==> flow/design.v <==
module SP_wocg(
	clk,
	rst_n,
	in_valid,
	in_data,
	in_mode,
	out_valid,
	out_data
);
input clk, rst_n, in_valid;
input [2:0] in_mode;
input [8:0] in_data;
output reg out_valid;
output reg [8:0] out_data;
genvar idx;
integer i;
localparam IDLE = 4'b0000;
localparam INV  = 4'b0001;
localparam MUL  = 4'b0010;
localparam SORT = 4'b0100;
localparam SUM  = 4'b1000;
reg [3:0] cur_state,next_state;
reg [4:0] cnt;
reg [2:0] cnt_data;
reg [8:0] data_temp;
reg [10:0] data_sum [0:5]; 
reg [2:0] mode_r;
wire idle_state = cur_state == IDLE;
wire inv_in_valid  = cur_state[0] && cnt < 6;
wire mul_in_valid  = cur_state[1] && cnt < 6;
wire sort_in_valid = cur_state[2] && cnt < 6;
wire sum_in_valid  = cur_state[3] && cnt < 6;
wire inv_out_valid,mul_out_valid,sort_out_valid;
wire [8:0] inv_out_data,mul_out_data,sort_out_data;
wire [8:0] sum_mod_out_w;   
wire inv_done  = cur_state[0] && cnt == 'd18;
wire mul_done  = cur_state[1] && cnt == 'd12;
wire sort_done = cur_state[2] && cnt == 'd11;
reg  sum_done ;
wire mode0_cnt_flag = cur_state[3] && mode_r == 'd0 && cnt == 'd5;
always @(posedge clk or negedge rst_n) begin
	if (!rst_n) begin
		cur_state <= IDLE;
	end
	else begin
		cur_state <= next_state;
	end
end
always @(*) begin
	case(cur_state)
		IDLE : next_state = in_valid  ? in_mode[0] ? INV : in_mode[1] ? MUL : in_mode[2] ? SORT : SUM : IDLE;
		INV  : next_state = inv_done  ? mode_r[1] ? MUL : mode_r[2] ? SORT : SUM : INV;
		MUL  : next_state = mul_done  ? mode_r[2] ? SORT : SUM : MUL;
		SORT : next_state = sort_done ? SUM : SORT;
		SUM  : next_state = sum_done  ? IDLE : SUM;
		default : next_state = IDLE;
	endcase
end
always @(*) begin 
	if(cur_state[3]) begin
		if(mode_r == 'd0) sum_done = cnt == 'd12;
		else sum_done = cnt == 'd7;
	end
	else sum_done = 0;
end
always @(posedge clk or negedge rst_n) begin
	if (!rst_n) begin
		cnt <= 'd0;
	end
	else begin
		if(idle_state) cnt <= 'd0;
		else if(inv_done | mul_done | sort_done) cnt <= 'd0;
		else cnt <= cnt + 'd1;
	end
end
always @(posedge clk or negedge rst_n) begin
	if (!rst_n) begin
		cnt_data <= 'd0;
	end
	else begin
		if(inv_in_valid)  cnt_data <= cnt_data + 'd1;
		else if(mul_in_valid)  cnt_data <= cnt_data + 'd1;
		else if(sort_in_valid) cnt_data <= cnt_data + 'd1;
		else if(mode0_cnt_flag) cnt_data <= 'd1;
		else if(cur_state[3])  cnt_data <= cnt_data + 'd1;
		else if(inv_done | mul_done | sort_done | sum_done) cnt_data <= 'd0;
	end
end
always @(posedge clk or negedge rst_n) begin
	if (!rst_n) begin
		mode_r <= 'd0;
	end
	else if(in_valid && idle_state)begin
		mode_r <= in_mode;
	end
end
always @(posedge clk or negedge rst_n) begin
	if (!rst_n) begin
		data_temp <= 'd0;
	end
	else begin
		if(in_valid) data_temp <= in_data;
		else if(inv_out_valid)  data_temp <= inv_out_data;
		else if(mul_out_valid)  data_temp <= mul_out_data;
		else if(sort_out_valid) data_temp <= sort_out_data;
	end
end
always @(posedge clk or negedge rst_n) begin
	if (!rst_n) begin
		for(i=0;i<6;i=i+1) begin
			data_sum[i] <= 'd0;
		end
	end
	else begin
		if(inv_in_valid) begin
			data_sum[cnt_data] <= data_sum[cnt_data] + data_temp;   
		end
		else if(mul_in_valid)  begin 
			if(mode_r[0]) data_sum[cnt_data] <= data_sum[cnt_data] + data_temp;   
			else data_sum[cnt_data] <= data_sum[cnt_data] + (data_temp << 1);   
		end
		else if(sort_in_valid) begin
			if(mode_r[1:0] == 'd0) data_sum[cnt_data] <= (data_sum[cnt_data] + data_temp) + (data_temp << 1);   
			else if(mode_r[1]) data_sum[cnt_data] <= data_sum[cnt_data] + data_temp;  
			else data_sum[cnt_data] <= data_sum[cnt_data] + (data_temp << 1);  
		end
		else if(sum_in_valid)  begin
			if(mode_r[2:0] == 'd0) data_sum[cnt_data] <= data_sum[cnt_data] + (data_temp << 2);   
			else if(mode_r[2]) data_sum[cnt_data] <= data_sum[cnt_data] + data_temp;  
			else if(mode_r[1]) data_sum[cnt_data] <= data_sum[cnt_data] + (data_temp << 1);  
			else data_sum[cnt_data] <= (data_sum[cnt_data] + data_temp) + (data_temp << 1);  
		end
		else if(idle_state) begin
			for(i=0;i<6;i=i+1) begin
				data_sum[i] <= 'd0;
			end
		end
	end
end
always @(posedge clk or negedge rst_n) begin
	if (!rst_n) begin
		out_data <= 'd0;
	end
	else begin
		if(sum_done) out_data <= 'd0;
		else if(cur_state[3]) begin 
			if(mode_r == 'd0) out_data <= cnt > 'd5 ? sum_mod_out_w : 'd0;
			else out_data <= cnt > 'd0 ? sum_mod_out_w : 'd0;
		end
	end
end
always @(posedge clk or negedge rst_n) begin
	if (!rst_n) begin
		out_valid <= 0;
	end
	else begin
		if(sum_done) out_valid <= 0;
		else if(cur_state[3]) begin 
			if(mode_r == 'd0) out_valid <= cnt > 'd5 ? 1 : 0;
			else out_valid <= cnt > 'd0 ? 1 : 0;
		end
	end
end
Modular_Inv Inv_inst (.clk(clk),.rst_n(rst_n),.in_valid(inv_in_valid),.in_data(data_temp),.out_valid(inv_out_valid) ,.out_data(inv_out_data));
Modular_Mul Mul_inst (.clk(clk),.rst_n(rst_n),.in_valid(mul_in_valid),.in_data(data_temp),.out_valid(mul_out_valid) ,.out_data(mul_out_data));
Sort      Sort_inst (.clk(clk),.rst_n(rst_n),.in_valid(sort_in_valid),.in_data(data_temp),.out_valid(sort_out_valid),.out_data(sort_out_data));
Modular_509 U_inst_C(.in_data({7'd0,data_sum[cnt_data - 1]}),.out_data(sum_mod_out_w));
endmodule
module Modular_509(in_data,out_data);
parameter BIAS = 9'd509;
input [17:0] in_data;
output reg [8:0] out_data;
wire  [10:0] tmp = (in_data[8:0] + in_data[17:9]) + (in_data[17:9] << 1);
wire  [10:0] tmp_bias_509  = tmp - BIAS;
wire  [10:0] tmp_bias_1018 = tmp - (BIAS<<1);
wire  [10:0] tmp_bias_1527 = tmp - (BIAS<<1) - BIAS;
wire  [10:0] tmp_bias_2036 = tmp - (BIAS<<2);
always @(*) begin
	if(tmp < BIAS) out_data = tmp;
	else if(tmp_bias_509  < BIAS) out_data = tmp_bias_509 ;
	else if(tmp_bias_1018 < BIAS) out_data = tmp_bias_1018;
	else if(tmp_bias_1527 < BIAS) out_data = tmp_bias_1527;
	else out_data = tmp_bias_2036;
end
endmodule
module Modular_Inv(clk,rst_n,in_valid,in_data,out_valid,out_data);
input  [8:0] in_data;
input  clk,rst_n,in_valid;
output out_valid;
output [8:0] out_data;
localparam IDLE = 2'b00;
localparam CAL  = 2'b01;
localparam OUT  = 2'b10;
reg [1:0] cur_state,next_state;
reg [5:0] st_end_flag_r;
reg pulse;
reg [3:0] cnt;
reg [17:0] data_A_r[0:5],data_B_r[0:5];
wire cal_done = cnt == 'd12;
wire out_done = cnt == 'd5 && cur_state[1];
reg  [5:0] stall_flag_r;
wire  [8:0] modA_out_w[0:2];
wire  [8:0] modB_out_w[0:2];
reg  [17:0] modA_in_w [0:2];
reg  [17:0] modB_in_w [0:2];
wire [17:0] mulA_out_w[0:2];
wire [17:0] mulB_out_w[0:2];
reg   [8:0] mulA_in_w [0:2];
reg   [8:0] mulB_in_w [0:2];
genvar idx;
integer i;
assign out_valid = cur_state[1];
assign out_data = out_valid ? data_A_r[cnt] : 'd0;
always @(posedge clk or negedge rst_n) begin
	if (!rst_n) begin
		cur_state <= IDLE;
	end
	else begin
		cur_state <= next_state;
	end
end
always @(*) begin
	case(cur_state)
		IDLE:next_state = in_valid ? CAL : IDLE;
		CAL :next_state = cal_done ? OUT : CAL ;
		OUT :next_state = out_done ? IDLE: OUT ;
		default: next_state = IDLE;
	endcase
end
generate
	for(idx=0;idx<3;idx=idx+1) begin
		Modular_509 U_inst_A(.in_data(modA_in_w[idx]),.out_data(modA_out_w[idx]));
		Modular_509 U_inst_B(.in_data(modB_in_w[idx]),.out_data(modB_out_w[idx]));
	end
endgenerate
generate
	for(idx=0;idx<3;idx=idx+1) begin
		assign mulA_out_w[idx] =  mulA_in_w[idx] * mulB_in_w[idx];
		assign mulB_out_w[idx] =  mulB_in_w[idx] * mulB_in_w[idx];
	end
endgenerate
always @(*) begin 
	for(i=0;i<3;i=i+1) begin
		if(pulse)
			mulA_in_w[i] = data_A_r[2*i];
		else
			mulA_in_w[i] = data_A_r[2*i+1];
	end
end
always @(*) begin 
	for(i=0;i<3;i=i+1) begin
		if(pulse)
			mulB_in_w[i] = data_B_r[2*i];
		else
			mulB_in_w[i] = data_B_r[2*i+1];
	end
end
always @(*) begin 
	for(i=0;i<3;i=i+1) begin
		if(!pulse)
			modA_in_w[i] = data_A_r[2*i];
		else
			modA_in_w[i] = data_A_r[2*i+1];
	end
end
always @(*) begin 
	for(i=0;i<3;i=i+1) begin
		if(!pulse)
			modB_in_w[i] = data_B_r[2*i];
		else
			modB_in_w[i] = data_B_r[2*i+1];
	end
end
always @(posedge clk or negedge rst_n) begin
	if (!rst_n) begin
		cnt <= 'd0;
	end
	else begin
		if(in_valid) cnt <= cnt + 'd1;
		else if(cal_done | out_done) cnt <= 'd0;
		else if(cur_state[1]) cnt <= cnt + 'd1;
		else if(pulse) cnt <= cnt + 'd1;
	end
end
always @(posedge clk or negedge rst_n) begin
	if (!rst_n) begin
		stall_flag_r <= 'd0;
	end
	else begin
		if(cnt == 'd3 && cur_state[0]) stall_flag_r <= 6'b000001;
		else if(cnt == 'd4 && cur_state[0]) stall_flag_r <= 6'b000011;
		else stall_flag_r <= stall_flag_r << 1;
	end
end
always @(posedge clk or negedge rst_n) begin
	if (!rst_n) begin
		pulse <= 0;
	end
	else begin
		if(out_done) pulse <= 0;
		else if(cur_state[0] | cur_state[1]) pulse <= ~pulse;
	end
end
always @(posedge clk or negedge rst_n) begin
	if (!rst_n) begin
		st_end_flag_r <= 'd0;
	end
	else begin
		if(in_valid) st_end_flag_r[cnt] <= 1;
		else if(cur_state[1]) st_end_flag_r[cnt] <= 0;
	end
end
always @(posedge clk or negedge rst_n) begin
	if (!rst_n) begin
		for(i=0;i<6;i=i+1) begin
			data_A_r[i] <= 'd0;
		end
	end
	else begin
		for(i=0;i<6;i=i+2) begin  
			if(in_valid && cnt == i)  data_A_r[i] <= in_data;
			else if(stall_flag_r[i])  data_A_r[i] <= data_A_r[i];
			else if(st_end_flag_r[i]) data_A_r[i] <= !pulse ? modA_out_w[i>>1] : mulA_out_w[i>>1];
			else data_A_r[i] <= 'd0;
		end
		for(i=1;i<6;i=i+2) begin  
			if(in_valid && cnt == i)  data_A_r[i] <= in_data;
			else if(stall_flag_r[i])  data_A_r[i] <= data_A_r[i];
			else if(st_end_flag_r[i]) data_A_r[i] <= !pulse ? mulA_out_w[i>>1] : modA_out_w[i>>1];
			else data_A_r[i] <= 'd0;
		end
	end
end
always @(posedge clk or negedge rst_n) begin
	if (!rst_n) begin
		for(i=0;i<6;i=i+1) begin
			data_B_r[i] <= 'd0;
		end
	end
	else begin
		for(i=0;i<6;i=i+2) begin  
			if(in_valid && cnt == i) data_B_r[i] <= in_data*in_data;
			else if(st_end_flag_r[i]) data_B_r[i] <= !pulse ? modB_out_w[i>>1] : mulB_out_w[i>>1] ;
			else data_B_r[i] <= 'd0;
		end
		for(i=1;i<6;i=i+2) begin  
			if(in_valid && cnt == i) data_B_r[i] <= in_data*in_data;
			else if(st_end_flag_r[i]) data_B_r[i] <= !pulse ? mulB_out_w[i>>1] : modB_out_w[i>>1];
			else data_B_r[i] <= 'd0;
		end
	end
end
endmodule
module Modular_Mul(clk,rst_n,in_valid,in_data,out_valid,out_data);
input  [8:0] in_data;
input  clk,rst_n,in_valid;
output out_valid;
output [8:0] out_data;
localparam IDLE = 2'b00;
localparam CAL  = 2'b01;
localparam OUT  = 2'b10;
reg [1:0] cur_state,next_state;
reg [3:0] cnt;
reg [8:0] b_r[0:5];
reg [8:0] tmp_mod_r;
reg [8:0] tmp1_r;
reg [8:0] tmp2_r;
reg [8:0] tmp3_r;
reg [8:0] tmp4_r;
reg [17:0] tmp_r;
genvar idx;
integer i;
wire [8:0] mod_out_w;
reg  [8:0] in_mul_A_w,in_mul_B_w;
Modular_509 U_inst_C(.in_data(tmp_r),.out_data(mod_out_w));
assign out_valid = cur_state[1];
assign out_data  = out_valid ? tmp_mod_r : 'd0;
always @(posedge clk or negedge rst_n) begin
	if (!rst_n) begin
		cur_state <= IDLE;
	end
	else begin
		cur_state <= next_state;
	end
end
always @(*) begin
	case(cur_state)
		IDLE:next_state = in_valid ? CAL : IDLE;
		CAL :next_state = cnt == 'd10 ? OUT : CAL ;
		OUT :next_state = cnt == 'd0 ? IDLE: OUT ;
		default: next_state = IDLE;
	endcase
end
always @(*) begin
	if(in_valid) begin
		in_mul_A_w = b_r[0];
	end
	else begin
		case(cnt)
			'd5 :in_mul_A_w = b_r[0];
			'd6 :in_mul_A_w = tmp_mod_r;
			'd7 :in_mul_A_w = tmp2_r;
			'd8 :in_mul_A_w = tmp1_r;
			'd9 :in_mul_A_w = b_r[0];
			'd10:in_mul_A_w = b_r[1];
			'd11:in_mul_A_w = b_r[2];
			'd12:in_mul_A_w = b_r[3];
			'd13:in_mul_A_w = b_r[4];
			'd14:in_mul_A_w = b_r[5];
			default:in_mul_A_w = 'd0;
		endcase
	end
end
always @(*) begin
	if(in_valid) begin
		in_mul_B_w = in_data;
	end
	else begin
		case(cnt)
			'd5 :in_mul_B_w = b_r[5];
			'd6 :in_mul_B_w = tmp4_r;
			'd7 :in_mul_B_w = tmp4_r;
			'd8 :in_mul_B_w = tmp4_r;
			'd9 :in_mul_B_w = tmp_mod_r;
			'd10:in_mul_B_w = tmp_mod_r;
			'd11:in_mul_B_w = tmp3_r;
			'd12:in_mul_B_w = tmp3_r;
			'd13:in_mul_B_w = tmp1_r;
			'd14:in_mul_B_w = tmp2_r;
			default:in_mul_B_w = 'd0;
		endcase
	end
end
always @(posedge clk or negedge rst_n) begin
	if (!rst_n) begin
		cnt <= 'd0;
	end
	else begin
		if(cur_state[0] | cur_state[1]) cnt <= cnt + 'd1; 
		else if(cur_state == IDLE) cnt <= 'd0;
	end
end
always @(posedge clk or negedge rst_n) begin
	if (!rst_n) begin
		for(i=0;i<6;i=i+1) begin
			b_r[i] <= 'd0;
		end
	end
	else begin
		if(in_valid) begin
			for(i=0;i<5;i=i+1) begin
				b_r[0] <= in_data;
				b_r[i+1] <= b_r[i];
			end
		end
	end
end
always @(posedge clk or negedge rst_n) begin
	if (!rst_n) begin
		tmp_r <= 'd0;
	end
	else begin
		tmp_r <= in_mul_A_w * in_mul_B_w;
	end
end
always @(posedge clk or negedge rst_n) begin
	if (!rst_n) begin
		tmp_mod_r <= 'd0;
	end
	else begin
		tmp_mod_r <= mod_out_w;
	end
end
always @(posedge clk or negedge rst_n) begin
	if (!rst_n) begin
		tmp1_r <= 'd0;
	end
	else begin
		tmp1_r <= cur_state[1] ? tmp1_r : tmp_mod_r;
	end
end
always @(posedge clk or negedge rst_n) begin
	if (!rst_n) begin
		tmp2_r <= 'd0;
	end
	else begin
		tmp2_r <= cur_state[1] ? tmp2_r : tmp1_r;
	end
end
always @(posedge clk or negedge rst_n) begin
	if (!rst_n) begin
		tmp3_r <= 'd0;
	end
	else begin
		tmp3_r <= cur_state[1] ? tmp3_r : tmp2_r;
	end
end
always @(posedge clk or negedge rst_n) begin
	if (!rst_n) begin
		tmp4_r <= 'd0;
	end
	else begin
		tmp4_r <= tmp3_r;
	end
end
endmodule
module Sort(clk,rst_n,in_valid,in_data,out_valid,out_data);
input  [8:0] in_data;
input  clk,rst_n,in_valid;
output out_valid;
output [8:0] out_data;
integer i;
reg [8:0] data_r[0:5];
reg [4:0] st_flag_r;
reg [1:0] cur_state,next_state;
localparam IDLE = 2'b00;
localparam RD   = 2'b01;
localparam SORT = 2'b10;
localparam OUT  = 2'b11;
wire sort_done = st_flag_r == 'd1 && cur_state == SORT;
wire rd_done = st_flag_r[0] && cur_state == RD;
wire out_done = st_flag_r == 0 && cur_state == OUT;
assign out_valid = cur_state == OUT;
assign out_data  = out_valid ? data_r[5] : 'd0;
always @(posedge clk or negedge rst_n) begin
	if (!rst_n) begin
		cur_state <= IDLE;
	end
	else begin
		cur_state <= next_state;
	end
end
always @(*) begin
	case(cur_state)
		IDLE:next_state = in_valid  ? RD   : IDLE;
		RD  :next_state = rd_done   ? SORT : RD  ;
		SORT:next_state = sort_done ? OUT  : SORT;
		OUT: next_state = out_done  ? IDLE : OUT ;
		default: next_state = IDLE;
	endcase
end
always @(posedge clk or negedge rst_n) begin
	if (!rst_n) begin
		st_flag_r <= 'd0;
	end
	else if (cur_state == IDLE || sort_done) begin
		st_flag_r <= 'b10000;
	end
	else if(rd_done) begin
		st_flag_r <= 'b10101;
	end
	else begin
		st_flag_r <= st_flag_r >> 1;
	end
end
always @(posedge clk or negedge rst_n) begin
	if (!rst_n) begin
		for(i=0;i<6;i=i+1) begin
			data_r[i] <= 'd0;
		end
	end
	else begin
		if(in_valid) begin
			if(in_data > data_r[0]) begin
				data_r[0] <= in_data;
				data_r[1] <= data_r[0];
				data_r[2] <= data_r[1];
				data_r[3] <= data_r[2];
				data_r[4] <= data_r[3];
				data_r[5] <= data_r[4];
			end
			else begin
				data_r[1] <= in_data;
				data_r[2] <= data_r[1];
				data_r[3] <= data_r[2];
				data_r[4] <= data_r[3];
				data_r[5] <= data_r[4];
			end
		end
		else if(cur_state == SORT && st_flag_r[0]) begin   
      		for(i=1;i<5;i=i+2)
      		begin
      		  data_r[i  ] <= (data_r[i] < data_r[i+1]) ? data_r[i+1] : data_r[i  ];
      		  data_r[i+1] <= (data_r[i] < data_r[i+1]) ? data_r[i  ] : data_r[i+1];
      		end
		end
		else if(cur_state == SORT && !st_flag_r[0]) begin
      		for(i=2;i<5;i=i+2)
      		begin
      		  data_r[i  ] <= (data_r[i] < data_r[i+1]) ? data_r[i+1] : data_r[i  ];
      		  data_r[i+1] <= (data_r[i] < data_r[i+1]) ? data_r[i  ] : data_r[i+1];
      		end
		end
		else if(cur_state == OUT) begin
      		for(i=0;i<5;i=i+1)
      		begin
      		  data_r[i+1] <= data_r[i];
      		end
		end
		else if(cur_state == IDLE) begin
			for(i=0;i<6;i=i+1) begin
				data_r[i] <= 'd0;
			end
		end
	end
end
endmodule
Hand-over note for SP_wocg

======== Step by step through the tools: SP_wocg ========
Tool output for the design above before and after an edit, in the order of the flow.
"before" refers to lines of the RTL above, "after" to lines of the edited file.
"change" is "after" less "before", of the values as shown; "rel. change" is that difference over "before", in percent.
Operators: Yosys type, input widths -> output width; for muxes data width and select width s.
A cell with n/a has no value.
set-up
  top module .............................. SP_wocg
  clock port .............................. clk
  standard-cell library ................... sky130hd
  timing corner ........................... tt_025C_1v80

======== The edit ========
The edit as a unified diff against the file above.
The edit is scripted, without regard to the design's behaviour, which it may alter; it was not made to optimise anything.
begin of diff
@@ -121,5 +121,5 @@
 		end
 		else if(sort_in_valid) begin
-			if(mode_r[1:0] == 'd0) data_sum[cnt_data] <= (data_sum[cnt_data] + data_temp) + (data_temp << 1);   
+			if(mode_r[1:0] == 'd0) data_sum[cnt_data] <= (data_sum[cnt_data] | data_temp) + (data_temp << 1);   
 			else if(mode_r[1]) data_sum[cnt_data] <= data_sum[cnt_data] + data_temp;  
 			else data_sum[cnt_data] <= data_sum[cnt_data] + (data_temp << 1);  
end of diff

======== Word level ========
Source: Yosys, flattened and elaborated. Widths are those after wreduce. Registers that Yosys merges into a memory's read port (data or address) are not register bits. Print and check cells do not count. Equal cells are merged and count once.
bit counts
  element                          before  after  change  rel. change (%)
  output and inout port bits       10      10     0       0.00
  memory bits (writable)           0       0      0       n/a
  memory bits (read-only)          0       0      0       n/a
  input port bits                  15      15     0       0.00
  word width x clocked read ports  0       0      0       n/a
  memory cells                     0       0      0       n/a
  latch bits                       0       0      0       n/a
  bits in registers                519     519    0       0.00
cells by class
  element                           before  after  change  rel. change (%)
  $mul                              8       8      0       0.00
  bitwise gates (word level)        11      12     +1      +9.09
  order comparisons                 40      40     0       0.00
  equal/unequal tests               88      88     0       0.00
  add/subtract/negate cells         66      65     -1      -1.52
  div/mod/pow operators             0       0      0       n/a
  mux-type cells                    355     355    0       0.00
  reductions and logical operators  66      66     0       0.00
  shifts and indexed selects        2       2      0       0.00
operators with widths
  cell           before  after  change  rel. change (%)
  $add 11x9->11  6       5      -1      -16.67
  $or 11x9->11   0       1      +1      n/a
Unchanged operator kinds not shown: 75.

======== Logic depth ========
Longest topological path by Yosys (ltp), each cell counted once; first at word level (registers and memories cut), then after technology mapping (sequential cells cut; the memories' decode and read muxes count).
logic depth
  element                       before  after  change  rel. change (%)
  depth after elaboration       19      19     0       0.00
  ABC_AREA                      0       0      n/a     n/a
  depth in mapped cells         32      32     0       0.00
  depth with buffers taken out  31      31     0       0.00

======== Synthesis result ========
Yosys stat after the flow's synthesis: flattened, memories mapped to cells. It holds for the ABC_AREA given above (unset counts as 0); a run with the other value may have another netlist.
cells by type
  type                       before  after  change  rel. change (%)
  sky130_fd_sc_hd__nor2_1    589     546    -43     -7.30
  sky130_fd_sc_hd__inv_1     694     728    +34     +4.90
  sky130_fd_sc_hd__o21ai_0   280     253    -27     -9.64
  sky130_fd_sc_hd__o21bai_1  32      59     +27     +84.38
  sky130_fd_sc_hd__mux2i_1   107     133    +26     +24.30
  sky130_fd_sc_hd__xnor2_1   196     212    +16     +8.16
  sky130_fd_sc_hd__nand4_1   32      48     +16     +50.00
  sky130_fd_sc_hd__ha_1      536     551    +15     +2.80
  sky130_fd_sc_hd__a22oi_1   92      77     -15     -16.30
  sky130_fd_sc_hd__buf_2     28      14     -14     -50.00
  sky130_fd_sc_hd__a31oi_1   40      53     +13     +32.50
  sky130_fd_sc_hd__nand2_1   739     727    -12     -1.62
  sky130_fd_sc_hd__o22ai_1   93      82     -11     -11.83
  sky130_fd_sc_hd__o21ai_1   45      35     -10     -22.22
  sky130_fd_sc_hd__nor4_1    35      25     -10     -28.57
  sky130_fd_sc_hd__or2_2     26      36     +10     +38.46
  sky130_fd_sc_hd__o22a_1    7       16     +9      +128.57
  sky130_fd_sc_hd__a311oi_1  5       14     +9      +180.00
Unchanged cell types not shown: 19.
The list need not be complete.
synthesis totals
  element                           before    after     change  rel. change (%)
  buffer cells                      296       288       -8      -2.70
  standard cells after synthesis    6,860     6,882     +22     +0.32
  area of sequential cells (um^2)   13,038.8  13,038.8  0.0     0.00
  cell area after synthesis (um^2)  59,716.0  60,411.7  +695.7  +1.17
  flip-flop cells                   521       521       0       0.00
The figures by module come from a second, unflattened synthesis with its own total; it is not the netlist above.
unflattened totals
  element                                         before    after     change  rel. change (%)
  cells (unflattened synthesis)                   7,560     7,627     +67     +0.89
  area total of the unflattened synthesis (um^2)  65,845.7  66,577.6  +731.9  +1.11
Rows give one instance, submodules left out.
modules, before
  module       area (um^2)  cells  times used  seq. area (um^2)
  Modular_Inv  28,041.9     3,109  1           5,880.6
  Modular_509  2,122.0      288    8           0.0
  Modular_Mul  8,480.6      780    1           3,078.0
  SP_wocg      8,227.9      944    1           2,502.4
  Sort         4,119.0      423    1           1,577.8
modules, after
  module       area (um^2)  cells  times used  seq. area (um^2)
  Modular_Inv  28,202.0     3,132  1           5,880.6
  Modular_509  2,122.0      288    8           0.0
  Modular_Mul  8,735.9      832    1           3,078.0
  SP_wocg      8,544.4      936    1           2,502.4
  Sort         4,119.0      423    1           1,577.8

======== Worst setup path after synthesis ========
Source: OpenSTA report_checks on the synthesized netlist (no wires, ideal clock, input and output delay 20% of the period each), path of least setup slack; recovery checks are left aside. Register names are those of the netlist, which keeps one name where synthesis merged equal registers.
path after synthesis
  element                        before                       after                        change  rel. change (%)
  path type                      reg-to-reg                   reg-to-reg                   n/a     n/a
  start point                    reg Inv_inst.pulse           reg Inv_inst.pulse           n/a     n/a
  end point                      reg Inv_inst.data_A_r[3][4]  reg Inv_inst.data_B_r[4][4]  n/a     n/a
  delay of the path (ns)         6.711                        6.967                        +0.256  +3.81
  stages                         24                           24                           0       0.00
  clock period (ns)              8.0                          8.0                          0.0     0.00
  arrival time (ns)              6.638                        6.833                        +0.195  +2.94
  library setup time (ns)        0.073                        0.134                        +0.061  n/a
  slack (ns)                     1.289                        1.033                        -0.256  n/a
  buffers on the path            5                            7                            +2      +40.00
  time at the first pin (ns)     0.000                        0.000                        0.000   n/a
  synthesis period reached (ns)  6.711                        6.967                        +0.256  +3.81
"delay of the path" is the arrival time less input delay plus setup time.
"stages" counts driving pins, that of a launching flip-flop among them; a cell with two outputs on the path counts twice.
"synthesis period reached" = period - worst setup slack (recovery checks aside). The figure is calculated, with input and output delays left at 20% of the set period.
Between the ends stands the longest chain of elaborated cells between them, by number of cells; it is not shown to be the way that was timed. Of several equally long chains one is given.
A line is the first line of the expression or statement that the cell stems from. Yosys adds cells for indexed reads and writes and turns some case tables into memories.
At most two assigning lines are given for a register; there are more.
on the way, after synthesis, before
  cell sequence ........................... sky130_fd_sc_hd__dfrtp_1 sky130_fd_sc_hd__clkbuf_1 sky130_fd_sc_hd__clkbuf_1 sky130_fd_sc_hd__clkbuf_1 sky130_fd_sc_hd__buf_1 sky130_fd_sc_hd__mux2_2 sky130_fd_sc_hd__fa_1 sky130_fd_sc_hd__ha_1 sky130_fd_sc_hd__fa_1 sky130_fd_sc_hd__xor2_1 sky130_fd_sc_hd__clkbuf_1 sky130_fd_sc_hd__ha_1 sky130_fd_sc_hd__a21o_1 sky130_fd_sc_hd__o21ai_0 sky130_fd_sc_hd__or4_1 sky130_fd_sc_hd__nor4_2 sky130_fd_sc_hd__a32o_1 sky130_fd_sc_hd__o32ai_1 sky130_fd_sc_hd__nor4_4 sky130_fd_sc_hd__a2bb2oi_2 sky130_fd_sc_hd__a21boi_1 sky130_fd_sc_hd__or3_1 sky130_fd_sc_hd__a21o_1 sky130_fd_sc_hd__a21oi_2
  length of the longest elaborated chain .. 14
RTL lines, path after synthesis, before
  element             RTL line  RTL
  start: declaration  196       reg pulse;
  start: assignment   297       pulse <= 0;
  start: assignment   301       else if(cur_state[0] | cur_state[1]) pulse <= ~pulse;
  $mux 18             260       if(!pulse)
  $add 9x9->10        173       wire  [10:0] tmp = (in_data[8:0] + in_data[17:9]) + (in_data[17:9] << 1);
  $add 10x10->11      173
  $sub 11x10->11      176       wire  [10:0] tmp_bias_1527 = tmp - (BIAS<<1) - BIAS;
  $sub 11x9->11       176
  $lt 11x9->1         182       else if(tmp_bias_1527 < BIAS) out_data = tmp_bias_1527;
  $mux 9              182
  $mux 9              181       else if(tmp_bias_1018 < BIAS) out_data = tmp_bias_1018;
  $mux 9              180       else if(tmp_bias_509 < BIAS) out_data = tmp_bias_509 ;
  $mux 9              179       if(tmp < BIAS) out_data = tmp;
  $mux 18 x2          329       else if(st_end_flag_r[i]) data_A_r[i] <= !pulse ? mulA_out_w[i>>1] : modA_out_w[i>>1];
  $mux 18             328       else if(stall_flag_r[i]) data_A_r[i] <= data_A_r[i];
  $mux 18             327       if(in_valid && cnt == i) data_A_r[i] <= in_data;
  end: assignment     327
  end: assignment     328
  end: declaration    198       reg [17:0] data_A_r[0:5],data_B_r[0:5];
on the way, after synthesis, after
  cell sequence ........................... sky130_fd_sc_hd__dfrtp_1 sky130_fd_sc_hd__clkbuf_1 sky130_fd_sc_hd__clkbuf_1 sky130_fd_sc_hd__clkbuf_1 sky130_fd_sc_hd__clkbuf_1 sky130_fd_sc_hd__buf_1 sky130_fd_sc_hd__mux2_2 sky130_fd_sc_hd__fa_1 sky130_fd_sc_hd__ha_1 sky130_fd_sc_hd__fa_1 sky130_fd_sc_hd__inv_1 sky130_fd_sc_hd__ha_1 sky130_fd_sc_hd__clkbuf_1 sky130_fd_sc_hd__nor3b_1 sky130_fd_sc_hd__o31ai_1 sky130_fd_sc_hd__a222oi_1 sky130_fd_sc_hd__nand3_1 sky130_fd_sc_hd__o211ai_1 sky130_fd_sc_hd__and2_1 sky130_fd_sc_hd__clkbuf_1 sky130_fd_sc_hd__nand2_1 sky130_fd_sc_hd__o221a_2 sky130_fd_sc_hd__nor3_1 sky130_fd_sc_hd__o31ai_1
  length of the longest elaborated chain .. 13
RTL lines, path after synthesis, after
  element             RTL line  RTL
  start: declaration  196       reg pulse;
  start: assignment   297       pulse <= 0;
  start: assignment   301       else if(cur_state[0] | cur_state[1]) pulse <= ~pulse;
  $mux 18             268       if(!pulse)
  $add 9x9->10        173       wire  [10:0] tmp = (in_data[8:0] + in_data[17:9]) + (in_data[17:9] << 1);
  $add 10x10->11      173
  $sub 11x10->11      176       wire  [10:0] tmp_bias_1527 = tmp - (BIAS<<1) - BIAS;
  $sub 11x9->11       176
  $lt 11x9->1         182       else if(tmp_bias_1527 < BIAS) out_data = tmp_bias_1527;
  $mux 9              182
  $mux 9              181       else if(tmp_bias_1018 < BIAS) out_data = tmp_bias_1018;
  $mux 9              180       else if(tmp_bias_509 < BIAS) out_data = tmp_bias_509 ;
  $mux 9              179       if(tmp < BIAS) out_data = tmp;
  $mux 18 x2          343       else if(st_end_flag_r[i]) data_B_r[i] <= !pulse ? modB_out_w[i>>1] : mulB_out_w[i>>1] ;
  $mux 18             342       if(in_valid && cnt == i) data_B_r[i] <= in_data*in_data;
  end: assignment     342
  end: assignment     343
  end: declaration    198       reg [17:0] data_A_r[0:5],data_B_r[0:5];

======== Path in the finished layout ========
Path of least setup slack in the final report of each run of pair A (OpenROAD, finished layout, wires in). Where an end is a register, its clock arrival counts in the times.
path post-layout
  element                     before                       after                        change  rel. change (%)
  path type                   reg-to-reg                   reg-to-reg                   n/a     n/a
  start point                 reg Inv_inst.pulse           reg Inv_inst.pulse           n/a     n/a
  end point                   reg Inv_inst.data_B_r[0][2]  reg Inv_inst.data_B_r[2][2]  n/a     n/a
  clock period (ns)           7.58                         7.58                         0.00    0.00
  arrival time (ns)           7.77                         7.76                         -0.01   -0.13
  slack (ns)                  0.40                         0.41                         +0.01   n/a
  stages                      19                           19                           0       0.00
  library setup time (ns)     0.11                         0.07                         -0.04   n/a
  buffers on the path         2                            2                            0       0.00
  time at the first pin (ns)  0.70                         0.68                         -0.02   -2.86
Between the ends stands the longest chain of elaborated cells between them, by number of cells; it is not shown to be the way that was timed. Of several equally long chains one is given.
At most two assigning lines are given for a register; there are more.
on the way, post-layout, before
  cell sequence ........................... sky130_fd_sc_hd__dfrtp_4 sky130_fd_sc_hd__buf_4 sky130_fd_sc_hd__mux2_2 sky130_fd_sc_hd__fa_1 sky130_fd_sc_hd__ha_1 sky130_fd_sc_hd__fa_1 sky130_fd_sc_hd__inv_1 sky130_fd_sc_hd__ha_1 sky130_fd_sc_hd__xnor2_1 sky130_fd_sc_hd__nor3_1 sky130_fd_sc_hd__nand3_1 sky130_fd_sc_hd__a2111o_1 sky130_fd_sc_hd__and3_1 sky130_fd_sc_hd__or4_1 sky130_fd_sc_hd__buf_4 sky130_fd_sc_hd__mux2i_1 sky130_fd_sc_hd__a22oi_1 sky130_fd_sc_hd__o221ai_1 sky130_fd_sc_hd__a221o_1
  length of the longest elaborated chain .. 13
RTL lines, path post-layout, before
  element             RTL line  RTL
  start: declaration  196       reg pulse;
  start: assignment   297       pulse <= 0;
  start: assignment   301       else if(cur_state[0] | cur_state[1]) pulse <= ~pulse;
  $mux 18             268       if(!pulse)
  $add 9x9->10        173       wire  [10:0] tmp = (in_data[8:0] + in_data[17:9]) + (in_data[17:9] << 1);
  $add 10x10->11      173
  $sub 11x10->11      176       wire  [10:0] tmp_bias_1527 = tmp - (BIAS<<1) - BIAS;
  $sub 11x9->11       176
  $lt 11x9->1         182       else if(tmp_bias_1527 < BIAS) out_data = tmp_bias_1527;
  $mux 9              182
  $mux 9              181       else if(tmp_bias_1018 < BIAS) out_data = tmp_bias_1018;
  $mux 9              180       else if(tmp_bias_509 < BIAS) out_data = tmp_bias_509 ;
  $mux 9              179       if(tmp < BIAS) out_data = tmp;
  $mux 18 x2          343       else if(st_end_flag_r[i]) data_B_r[i] <= !pulse ? modB_out_w[i>>1] : mulB_out_w[i>>1] ;
  $mux 18             342       if(in_valid && cnt == i) data_B_r[i] <= in_data*in_data;
  end: assignment     342
  end: assignment     343
  end: declaration    198       reg [17:0] data_A_r[0:5],data_B_r[0:5];
on the way, post-layout, after
  cell sequence ........................... sky130_fd_sc_hd__dfrtp_4 sky130_fd_sc_hd__buf_12 sky130_fd_sc_hd__mux2_2 sky130_fd_sc_hd__fa_1 sky130_fd_sc_hd__ha_1 sky130_fd_sc_hd__fa_1 sky130_fd_sc_hd__inv_1 sky130_fd_sc_hd__ha_1 sky130_fd_sc_hd__nor4_2 sky130_fd_sc_hd__nand2_1 sky130_fd_sc_hd__a2111oi_0 sky130_fd_sc_hd__a31oi_1 sky130_fd_sc_hd__a2111o_1 sky130_fd_sc_hd__nand4_1 sky130_fd_sc_hd__buf_4 sky130_fd_sc_hd__mux2_2 sky130_fd_sc_hd__a22oi_1 sky130_fd_sc_hd__a2bb2oi_1 sky130_fd_sc_hd__a221o_1
  length of the longest elaborated chain .. 13
RTL lines, path post-layout, after
  element             RTL line  RTL
  start: declaration  196       reg pulse;
  start: assignment   297       pulse <= 0;
  start: assignment   301       else if(cur_state[0] | cur_state[1]) pulse <= ~pulse;
  $mux 18             268       if(!pulse)
  $add 9x9->10        173       wire  [10:0] tmp = (in_data[8:0] + in_data[17:9]) + (in_data[17:9] << 1);
  $add 10x10->11      173
  $sub 11x10->11      176       wire  [10:0] tmp_bias_1527 = tmp - (BIAS<<1) - BIAS;
  $sub 11x9->11       176
  $lt 11x9->1         182       else if(tmp_bias_1527 < BIAS) out_data = tmp_bias_1527;
  $mux 9              182
  $mux 9              181       else if(tmp_bias_1018 < BIAS) out_data = tmp_bias_1018;
  $mux 9              180       else if(tmp_bias_509 < BIAS) out_data = tmp_bias_509 ;
  $mux 9              179       if(tmp < BIAS) out_data = tmp;
  $mux 18 x2          343       else if(st_end_flag_r[i]) data_B_r[i] <= !pulse ? modB_out_w[i>>1] : mulB_out_w[i>>1] ;
  $mux 18             342       if(in_valid && cnt == i) data_B_r[i] <= in_data*in_data;
  end: assignment     342
  end: assignment     343
  end: declaration    198       reg [17:0] data_A_r[0:5],data_B_r[0:5];

======== Flow runs ========
Both versions went through the flow (Yosys, OpenROAD) with the same settings in each pair. Constraints: input delay and output delay 20% of the set period each, output load 0.01 pF.
settings, pair A
  CORE_UTILIZATION ........................ 40
  SYNTH_MEMORY_MAX_BITS ................... 16384
  period_ns ............................... 7.58
  CAP_MARGIN .............................. 20
  CORE_MARGIN ............................. 2
  SLEW_MARGIN ............................. 20
measured results, pair A
  element                              before     after      change    rel. change (%)
  worst-case hold slack (ns)           0.412      0.410      -0.002    n/a
  period reached (ns)                  7.177      7.166      -0.011    -0.15
  total power after layout (µW)        28,626     31,563     +2,937    +10.26
  post-synthesis cell area (um^2)      59,716.0   60,411.7   +695.7    +1.17
  worst setup slack after layout (ns)  0.403      0.414      +0.011    n/a
  die outline area (um^2)              152,397.0  154,154.0  +1,757.0  +1.15
  post-layout utilization (%)          43.6       43.8       +0.2      n/a
  post-route setup TNS (ns)            0.000      0.000      0.000     n/a
settings, pair B
  CAP_MARGIN .............................. 20
  CORE_MARGIN ............................. 5
  CORE_UTILIZATION ........................ 45
  GPL_ROUTABILITY_DRIVEN .................. 1
  PLACE_DENSITY ........................... 0.67
  SETUP_SLACK_MARGIN ...................... -0.34
  SLEW_MARGIN ............................. 10
  SYNTH_MEMORY_MAX_BITS ................... 16384
  period_ns ............................... 13.2
measured results, pair B
  element                              before     after      change    rel. change (%)
  worst-case hold slack (ns)           0.382      0.404      +0.022    n/a
  period reached (ns)                  7.815      7.906      +0.091    +1.16
  post-synthesis cell area (um^2)      59,716.0   60,411.7   +695.7    +1.17
  worst setup slack after layout (ns)  5.385      5.294      -0.091    n/a
  die outline area (um^2)              140,089.0  141,677.0  +1,588.0  +1.13
  post-layout utilization (%)          48.6       48.4       -0.2      n/a
  post-route setup TNS (ns)            0.000      0.000      0.000     n/a
"period reached" = clock period - worst setup slack. The figure is calculated, with input and output delays left at 20% of the set period.
"total power after layout": no workload was simulated; the value follows from the tool's default switching activity.

End of note.
